==> flow/design.v <==
module Decoder_Unit (
    input [1 : 0] DEC_ALU_FUNC,
    output reg DEC_Arith_Enable, DEC_Logic_Enable, DEC_CMP_Enable, DEC_Shift_Enable
);
always @(*) begin
    DEC_Arith_Enable = 1'b0;
    DEC_Logic_Enable = 1'b0;
    DEC_CMP_Enable   = 1'b0;
    DEC_Shift_Enable = 1'b0;
    case (DEC_ALU_FUNC)
        2'b00: DEC_Arith_Enable = 1'b1;
        2'b01: DEC_Logic_Enable = 1'b1;
        2'b10: DEC_CMP_Enable   = 1'b1;
        2'b11: DEC_Shift_Enable = 1'b1;
        default: begin
            DEC_Arith_Enable = 1'b0;
            DEC_Logic_Enable = 1'b0;
            DEC_CMP_Enable   = 1'b0;
            DEC_Shift_Enable = 1'b0; 
    end
    endcase
end
endmodule
module Arithmetic_Unit #(
    parameter A_WIDTH = 16,
    parameter B_WIDTH = 16
) (
    input clk,rst,
    input [A_WIDTH - 1 : 0] A,
    input [B_WIDTH - 1 : 0] B,
    input [1 : 0] Arith_ALU_FUNC,
    input Arith_Enable,
    output reg [A_WIDTH + B_WIDTH - 1 : 0] Arith_OUT,
    output reg Carry_OUT, Arith_Flag       
);
reg [A_WIDTH + B_WIDTH - 1 : 0] ADD_Signal;
always @(posedge clk or negedge rst) begin
    if(!rst) begin 
        Arith_OUT  <=  'b0;
        Carry_OUT  <= 1'b0; 
        Arith_Flag <= 1'b0; 
end
else begin
    Arith_Flag <= Arith_Enable;
    if(Arith_Enable) begin
        case (Arith_ALU_FUNC)
            2'b00: begin
                if (A_WIDTH >= B_WIDTH) begin
                    Arith_OUT <= A + B;
                    {Carry_OUT,ADD_Signal[A_WIDTH - 1 : 0]} <= A + B;
                end
                else begin
                    Arith_OUT <= A + B;
                    {Carry_OUT,ADD_Signal[B_WIDTH - 1 : 0]} <= A + B;
                end
            end
            2'b01: Arith_OUT <= A - B;
            2'b10: Arith_OUT <= A * B;
            2'b11: Arith_OUT <= (B == 0) ? 'b0 : A / B;
            default: begin
                Arith_OUT <=  'b0;
                Carry_OUT <= 1'b0; 
            end
        endcase 
    end
  end
end
endmodule
module Logic_Unit #(
    parameter A_WIDTH = 16,
    parameter B_WIDTH = 16
) (
    input clk,rst,
    input [A_WIDTH - 1 : 0] A,
    input [B_WIDTH - 1 : 0] B,
    input [1 : 0] Logic_ALU_FUNC,
    input Logic_Enable,
    output reg [A_WIDTH + B_WIDTH - 1 : 0] Logic_OUT,
    output reg Logic_Flag       
);
always @(posedge clk or negedge rst) begin
    if(!rst) begin
    Logic_OUT  <= 16'b0;
    Logic_Flag <= 1'b0;
end
else begin
    Logic_Flag <= Logic_Enable;
    if(Logic_Enable) begin
        case (Logic_ALU_FUNC)
            2'b00: Logic_OUT <=   A & B; 
            2'b01: Logic_OUT <=   A | B;
            2'b10: Logic_OUT <= ~(A & B);
            2'b11: Logic_OUT <= ~(A | B);
            default: begin
                Logic_OUT <= 16'b0;
            end
        endcase
    end
  end
end
endmodule
module CMP_Unit #(
    parameter A_WIDTH = 16,
    parameter B_WIDTH = 16
) (
    input clk,rst,
    input [A_WIDTH - 1 : 0] A,
    input [B_WIDTH - 1 : 0] B,    
    input [1 : 0] CMP_ALU_FUNC,
    input CMP_Enable,
    output reg [A_WIDTH + B_WIDTH - 1 : 0] CMP_OUT,
    output reg CMP_Flag       
);
always @(posedge clk or negedge rst) begin
    if(!rst) begin
       CMP_OUT  <= 16'b0;
       CMP_Flag <= 1'b0;
    end
    else begin
    CMP_Flag <= CMP_Enable;    
    if(CMP_Enable) begin
        case (CMP_ALU_FUNC)
            2'b00: CMP_OUT <= 16'b0; 
            2'b01: begin
                if( A == B)
                CMP_OUT <= 16'b1;
                else
                CMP_OUT <= 16'b0;
            end
            2'b10:begin
                if( A > B)
                CMP_OUT <= 16'b10;
                else
                CMP_OUT <= 16'b0;
            end
            2'b11:begin
                if( A < B)
                CMP_OUT <= 16'b11;
                else
                CMP_OUT <= 16'b0;
            end
            default: begin
                CMP_OUT <= 16'b0;
            end
        endcase
    end
  end
end
endmodule
module Shift_Unit #(
    parameter A_WIDTH = 16,
    parameter B_WIDTH = 16
) (
    input clk,rst,
    input [A_WIDTH - 1 : 0] A,
    input [B_WIDTH - 1 : 0] B,
    input [1 : 0] Shift_ALU_FUNC,
    input Shift_Enable,
    output reg [A_WIDTH + B_WIDTH - 1 : 0] Shift_OUT,
    output reg Shift_Flag       
);
always @(posedge clk or negedge rst) begin
  if(!rst) begin
    Shift_OUT  <= 16'b0;
    Shift_Flag <= 1'b0;
end
else begin
    Shift_Flag <= Shift_Enable;
    if(Shift_Enable) begin
        case (Shift_ALU_FUNC)
            2'b00: Shift_OUT <= A >> 1; 
            2'b01: Shift_OUT <= A << 1;
            2'b10: Shift_OUT <= B >> 1;
            2'b11: Shift_OUT <= B << 1;
            default: begin
                Shift_OUT <= 16'b0;
            end
        endcase
    end
  end
end
endmodule
module alu_top #(
    parameter A_WIDTH_TOP = 16,
    parameter B_WIDTH_TOP = 16
) (
    input   CLK,rst,
    input   [3 : 0] ALU_FUNC,
    input   [A_WIDTH_TOP - 1 : 0] A,
    input   [B_WIDTH_TOP - 1 : 0] B,
    output  [A_WIDTH_TOP + B_WIDTH_TOP - 1 : 0] Arith_OUT, Logic_OUT, CMP_OUT,Shift_OUT,
    output  Carry_OUT, Arith_Flag, Logic_Flag, CMP_Flag, Shift_Flag
);
wire Arith_EN, Logic_EN, CMP_EN, Shift_EN;
Decoder_Unit U0 (
    .DEC_ALU_FUNC(ALU_FUNC[3 : 2]),
    .DEC_Arith_Enable(Arith_EN),
    .DEC_Logic_Enable(Logic_EN),
    .DEC_CMP_Enable  (CMP_EN),
    .DEC_Shift_Enable(Shift_EN)
);
Arithmetic_Unit #(.A_WIDTH(A_WIDTH_TOP), .B_WIDTH(B_WIDTH_TOP)) U1 (
    .clk(CLK),
    .rst(rst),
    .A(A),
    .B(B),
    .Arith_ALU_FUNC(ALU_FUNC[1 : 0]),
    .Arith_Enable(Arith_EN),
    .Arith_OUT(Arith_OUT),
    .Carry_OUT(Carry_OUT),
    .Arith_Flag(Arith_Flag)
);
Logic_Unit #(.A_WIDTH(A_WIDTH_TOP), .B_WIDTH(B_WIDTH_TOP)) U2 (
    .clk(CLK),
    .rst(rst),
    .A(A),
    .B(B),
    .Logic_ALU_FUNC(ALU_FUNC[1 : 0]),
    .Logic_Enable(Logic_EN),
    .Logic_OUT(Logic_OUT),
    .Logic_Flag(Logic_Flag)
);
CMP_Unit #(.A_WIDTH(A_WIDTH_TOP), .B_WIDTH(B_WIDTH_TOP)) U3 (
    .clk(CLK),
    .rst(rst),
    .A(A),
    .B(B),
    .CMP_ALU_FUNC(ALU_FUNC[1 : 0]),
    .CMP_Enable(CMP_EN),
    .CMP_OUT(CMP_OUT),
    .CMP_Flag(CMP_Flag)
);
Shift_Unit #(.A_WIDTH(A_WIDTH_TOP), .B_WIDTH(B_WIDTH_TOP)) U4 (
    .clk(CLK),
    .rst(rst),
    .A(A),
    .B(B),
    .Shift_ALU_FUNC(ALU_FUNC[1 : 0]),
    .Shift_Enable(Shift_EN),
    .Shift_OUT(Shift_OUT),
    .Shift_Flag(Shift_Flag)
);
endmodule
# Step by step through the tools: alu_top

Tool output for the design above, in the order of the flow.
Lines are those of the file above, counted from 1.
Operators carry their Yosys type and port widths (W data, S select, Z words).
Not given: n/a

Design top: alu_top
Clock: CLK
Cell library: sky130hd
Library corner: tt_025C_1v80

# Word-level counts

Counts by Yosys on the flattened word-level netlist (proc, flatten, opt, wreduce; memories kept). Register bits leave out memories and registers merged into their read ports (data or address). Print and check cells are left out.

Bits in registers: 133
Bits of input ports: 38
Output and inout port bits: 133
Word-level cells: 47

Add/sub/neg operators: 3
$mul: 1
Divide/modulo/power cells: 1
Magnitude comparators: 2
Equal/unequal tests: 7
Multiplexer cells: 12
Bitwise logic cells: 4
Reduce/logical cells: 8

Operators with widths:

| operator             | number |
| $div A16 B16 Y32     | 1 |
| $mul A16 B16 Y32     | 1 |
| $pmux W32 S4         | 4 |
| $not A32 Y32         | 2 |
| $add A16 B16 Y17     | 2 |
| $mux W32             | 1 |
| $sub A16 B16 Y17     | 1 |
| $gt A16 B16 Y1       | 1 |
| $lt A16 B16 Y1       | 1 |
| $eq A16 B16 Y1       | 1 |
| $and A16 B16 Y16     | 1 |
| $or A16 B16 Y16      | 1 |
| $logic_not A16 Y1    | 1 |
| $reduce_or A3 Y1     | 4 |
| $eq A2 B2 Y1 const B | 4 |
| $pmux W1 S2          | 4 |
| $eq A2 B1 Y1 const B | 2 |
| $logic_not A2 Y1     | 2 |
| $mux W2              | 2 |
| $reduce_and A2 Y1    | 1 |
| $mux W1              | 1 |

# Depth

Yosys ltp: most cells in a row. Word level: on the elaborated netlist, between registers, memories and ports. Mapped: between sequential cells and ports; inverters and the memories' decode and read muxes count.

Depth after elaboration: 4
ABC_AREA: 0
Gate-level depth with buffers: 466
Depth with buffers taken out: 421

# Synthesis result

The flow's flattened synthesis, as Yosys stat reports it; memories are mapped. The netlist is that of the ABC_AREA named above (0 if unset); the other value can give another one.
Totals and module areas in this step are rounded.

Mapped cells: 4761
Chip area (Yosys): 0.03608 mm²
Sequential area: 0.001827 mm²
Flip-flop cells: 73
Buffer cells: 226

Cell types:

| cell type                 | number | total area (µm²) |
| sky130_fd_sc_hd__ha_1     | 546    | 6.83E+03 |
| sky130_fd_sc_hd__fa_1     | 196    | 3.92E+03 |
| sky130_fd_sc_hd__nand2_1  | 547    | 2.05E+03 |
| sky130_fd_sc_hd__dfrtp_1  | 73     | 1.83E+03 |
| sky130_fd_sc_hd__nor2_1   | 445    | 1.67E+03 |
| sky130_fd_sc_hd__xnor2_1  | 169    | 1480.17 |
| sky130_fd_sc_hd__o21a_1   | 197    | 1.48E+03 |
| sky130_fd_sc_hd__a21oi_1  | 276    | 1.38E+03 |
| sky130_fd_sc_hd__inv_1    | 328    | 1.23E+03 |
| sky130_fd_sc_hd__nor3_1   | 218    | 1.09E+03 |
| sky130_fd_sc_hd__o21ai_0  | 217    | 1.09E+03 |
| sky130_fd_sc_hd__mux2_2   | 81     | 912.125 |
| sky130_fd_sc_hd__o31ai_1  | 103    | 773.242 |
| sky130_fd_sc_hd__xor2_1   | 87     | 761.981 |
| sky130_fd_sc_hd__a21o_1   | 96     | 720.691 |
| sky130_fd_sc_hd__buf_4    | 78     | 585.562 |
| sky130_fd_sc_hd__mux2i_1  | 43     | 430.413 |
| sky130_fd_sc_hd__clkbuf_1 | 108    | 405.389 |

Other cell types: 120; their cells: 953.
By module: a second synthesis without flattening, with its own total; a netlist apart from the flattened one above.

Cells (unflattened synthesis): 4727
Area total of the unflattened synthesis: 0.03601 mm²

Each row is one instance without its submodules.

Modules:

| module          | times used | cells | area (mm²) |
| Arithmetic_Unit | 1          | 4424  | 0.03308 |
| Logic_Unit      | 1          | 106   | 0.001087 |
| Shift_Unit      | 1          | 92    | 0.001035 |
| CMP_Unit        | 1          | 101   | 0.000782 |
| Decoder_Unit    | 1          | 4     | 0.0000263 |
| alu_top         | 1          | 0     | 0 |

# Worst setup path after synthesis

Source: OpenSTA report_checks on the synthesized netlist (no wires, ideal clock, input and output delay 20% of the period each), path of least setup slack; recovery checks are left aside. Register names are those of the netlist, which keeps one name where synthesis merged equal registers.

Kind: input to register
Start: input B[1]
End: register U1.Arith_OUT[0]
Clock period: 130000 ps
Input delay: 26000 ps
Library setup time: 142 ps
Launch time at the first pin: 26000 ps
Arrival time: 113211 ps
Slack: 16648 ps
Path delay: 87353 ps
Stages on the path: 439
Buffers on the path: 46
Synthesis period reached: 113352 ps

"path delay" is the arrival time less input delay plus setup time.
"stages on the path": output pins that drive a net of the path, with the launching flip-flop's if there is one; two outputs of one cell count as two.
"synthesis period reached" is the clock period less the worst setup slack; recovery checks do not enter. This is arithmetic on one report: input and output delays are still those of the set period (20% each).
Between the ends stands the longest chain of elaborated cells between them, by number of cells; it is not shown to be the way that was timed. Of several equally long chains one is given.
A line is the first line of the expression or statement that the cell stems from. Yosys adds cells for indexed reads and writes and turns some case tables into memories.
A register here has more assigning lines than the two given.

Path through: sky130_fd_sc_hd__clkbuf_1 > sky130_fd_sc_hd__clkinv_1 > sky130_fd_sc_hd__ha_1 > sky130_fd_sc_hd__o21a_1 > sky130_fd_sc_hd__o21ai_0 > sky130_fd_sc_hd__or2_2 > sky130_fd_sc_hd__nor2_1 > sky130_fd_sc_hd__ha_1 > sky130_fd_sc_hd__o21ai_0 > sky130_fd_sc_hd__a211o_1 > sky130_fd_sc_hd__nor2_1 > sky130_fd_sc_hd__o31ai_1 > sky130_fd_sc_hd__ha_1 > sky130_fd_sc_hd__or3_1 > sky130_fd_sc_hd__o22ai_2 > sky130_fd_sc_hd__nor2_1 > sky130_fd_sc_hd__a32o_1 > sky130_fd_sc_hd__or2_2 > [... 403 more ...] > sky130_fd_sc_hd__nand2b_1 > sky130_fd_sc_hd__a21oi_1 > sky130_fd_sc_hd__nor2b_1 > sky130_fd_sc_hd__o21ai_0 > sky130_fd_sc_hd__nand2b_1 > sky130_fd_sc_hd__a21oi_1 > sky130_fd_sc_hd__nor2b_1 > sky130_fd_sc_hd__o21ai_0 > sky130_fd_sc_hd__nand2b_1 > sky130_fd_sc_hd__a21oi_1 > sky130_fd_sc_hd__nor2b_1 > sky130_fd_sc_hd__o21ai_0 > sky130_fd_sc_hd__nand2b_1 > sky130_fd_sc_hd__a21oi_1 > sky130_fd_sc_hd__and4_1 > sky130_fd_sc_hd__o21ai_1 > sky130_fd_sc_hd__a2111oi_1 > sky130_fd_sc_hd__a31oi_1
Length of the longest elaborated chain: 3

Ends and longest elaborated chain, post-synthesis:

| element          | RTL line | RTL |
| from (decl)      | 190      | `input   [B_WIDTH_TOP - 1 : 0] B,` |
| $div A16 B16 Y32 | 59       | `2'b11: Arith_OUT <= (B == 0) ? 'b0 : A / B;` |
| $mux W32         | 59       |  |
| $pmux W32 S4     | 46       | `case (Arith_ALU_FUNC)` |
| to (assign)      | 49       | `Arith_OUT <= A + B;` |
| to (assign)      | 53       | `Arith_OUT <= A + B;` |
| to (decl)        | 33       | `output reg [A_WIDTH + B_WIDTH - 1 : 0] Arith_OUT,` |

# Path in the finished layout

From the final timing report of run A: the path of least setup slack in the routed layout; clock arrival at registers is part of the times.
The report prints the path's times to 10 ps; the period is as set.

Kind: input to register
Start: input B[1]
End: register U1.Arith_OUT[0]
Clock period: 124000 ps
Input delay: 24800 ps
Library setup time: 130 ps
Launch time at the first pin: 24800 ps
Arrival time: 116720 ps
Slack: 7560 ps
Stages on the path: 412
Buffers on the path: 16

Between the ends stands the longest chain of elaborated cells between them, by number of cells; it is not shown to be the way that was timed. Of several equally long chains one is given.
A register here has more assigning lines than the two given.

Path through: sky130_fd_sc_hd__clkdlybuf4s50_1 > sky130_fd_sc_hd__buf_4 > sky130_fd_sc_hd__inv_2 > sky130_fd_sc_hd__ha_1 > sky130_fd_sc_hd__o21a_1 > sky130_fd_sc_hd__o21ai_0 > sky130_fd_sc_hd__or2_2 > sky130_fd_sc_hd__nor2_1 > sky130_fd_sc_hd__ha_1 > sky130_fd_sc_hd__o21ai_0 > sky130_fd_sc_hd__a211o_1 > sky130_fd_sc_hd__nor2_1 > sky130_fd_sc_hd__o31ai_1 > sky130_fd_sc_hd__ha_1 > sky130_fd_sc_hd__o21a_1 > sky130_fd_sc_hd__o22ai_2 > sky130_fd_sc_hd__nor2_1 > sky130_fd_sc_hd__a32o_1 > [... 376 more ...] > sky130_fd_sc_hd__nand2b_1 > sky130_fd_sc_hd__a21oi_1 > sky130_fd_sc_hd__nor2b_1 > sky130_fd_sc_hd__o21ai_0 > sky130_fd_sc_hd__nand2b_1 > sky130_fd_sc_hd__a21oi_1 > sky130_fd_sc_hd__nor2b_1 > sky130_fd_sc_hd__o21ai_0 > sky130_fd_sc_hd__nand2b_1 > sky130_fd_sc_hd__a21oi_1 > sky130_fd_sc_hd__nor2b_1 > sky130_fd_sc_hd__o21ai_0 > sky130_fd_sc_hd__nand2b_1 > sky130_fd_sc_hd__a21oi_1 > sky130_fd_sc_hd__and4_1 > sky130_fd_sc_hd__o21ai_1 > sky130_fd_sc_hd__a2111oi_1 > sky130_fd_sc_hd__a31oi_1
Length of the longest elaborated chain: 3

Ends and longest elaborated chain, after layout:

| element          | RTL line | RTL |
| from (decl)      | 190      | `input   [B_WIDTH_TOP - 1 : 0] B,` |
| $div A16 B16 Y32 | 59       | `2'b11: Arith_OUT <= (B == 0) ? 'b0 : A / B;` |
| $mux W32         | 59       |  |
| $pmux W32 S4     | 46       | `case (Arith_ALU_FUNC)` |
| to (assign)      | 49       | `Arith_OUT <= A + B;` |
| to (assign)      | 53       | `Arith_OUT <= A + B;` |
| to (decl)        | 33       | `output reg [A_WIDTH + B_WIDTH - 1 : 0] Arith_OUT,` |

==> results <==
6 stored runs of alu_top in the flow (synthesis by Yosys, layout by OpenROAD, sky130hd cells), in arbitrary order. Constraints: input delay and output delay 20% of the set period each, output load 0.01 pF.
"achieved clock period" is the run's clock period less its worst setup slack. It is reckoned from that one timing run; input and output delays stay at 20% of the period that was set.
By "critical path time" is meant the share of the clock period that the worst setup path is allowed (20% is reserved at inputs, 20% at outputs), minus its slack. Clock arrival times at its registers enter into it.
"critical path time" is known to 10 ps.
Results are given in rounded form.
Settings: . = not set for that run.
Among the results, . means that no value is shown for the run.

| setting or result                     | run A             | run B             | run C             | run D | run E             | run F             |
| period_ns                             | 124.0             | 80.7              | 166.0             | 178.0 | 178.0             | 124.0             |
| CAP_MARGIN                            | 20                | 20                | 15                | 20    | 20                | 20                |
| CORE_MARGIN                           | 2                 | 2                 | 8                 | 8     | 8                 | 2                 |
| CORE_UTILIZATION                      | 40                | 27                | 35                | 59    | 27                | 23                |
| SLEW_MARGIN                           | 20                | 20                | 0                 | 15    | 15                | 20                |
| CORE_ASPECT_RATIO                     | .                 | 1.18              | 0.57              | 1.98  | 1.36              | .                 |
| MAX_ROUTING_LAYER                     | .                 | met5              | .                 | met4  | met4              | .                 |
| PLACE_DENSITY_LB_ADDON                | .                 | 0.03              | .                 | .     | .                 | .                 |
| ABC_AREA                              | .                 | .                 | 0                 | 1     | 1                 | .                 |
| CTS_CLUSTER_DIAMETER                  | .                 | .                 | 212               | 201   | .                 | .                 |
| CTS_CLUSTER_SIZE                      | .                 | .                 | 93                | 91    | .                 | .                 |
| GPL_ROUTABILITY_DRIVEN                | .                 | .                 | 0                 | .     | .                 | .                 |
| GPL_TIMING_DRIVEN                     | .                 | .                 | 0                 | 0     | 0                 | .                 |
| HOLD_SLACK_MARGIN                     | .                 | .                 | 0.28              | 0.02  | 0.02              | .                 |
| MIN_ROUTING_LAYER                     | .                 | .                 | met1              | met2  | met2              | .                 |
| PLACE_DENSITY                         | .                 | .                 | 0.41              | .     | .                 | .                 |
| TNS_END_PERCENT                       | .                 | .                 | 25                | 15    | 15                | .                 |
| CELL_PAD_IN_SITES_GLOBAL_PLACEMENT    | .                 | .                 | .                 | 2     | .                 | .                 |
| standard-cell area after layout (mm²) | 0.03892           | 0.05593           | 0.03988           | .     | 0.0417            | 0.03999           |
| worst-case hold slack (ps)            | 479               | 479               | 481               | .     | 496               | 479               |
| worst setup slack after layout (ps)   | 7557              | -10740            | 22980             | .     | 38240             | 6710              |
| achieved clock period (ps)            | 116443            | 91441             | 143018            | .     | 139761            | 117290            |
| critical path time (ps)               | 91640             | 75300             | 109820            | .     | 104160            | 92490             |
| critical path type                    | input to register | input to register | input to register | .     | input to register | input to register |
| netlist area reported by Yosys (mm²)  | 0.03608           | 0.03608           | 0.03608           | .     | 0.03721           | 0.03608           |
| area of the die (mm²)                 | 0.09263           | 0.1366            | 0.114             | .     | 0.1501            | 0.1601            |
| setup TNS (ps)                        | 0                 | -23530            | 0                 | .     | 0                 | 0                 |

Run D: no results, placement failed with GPL-0301
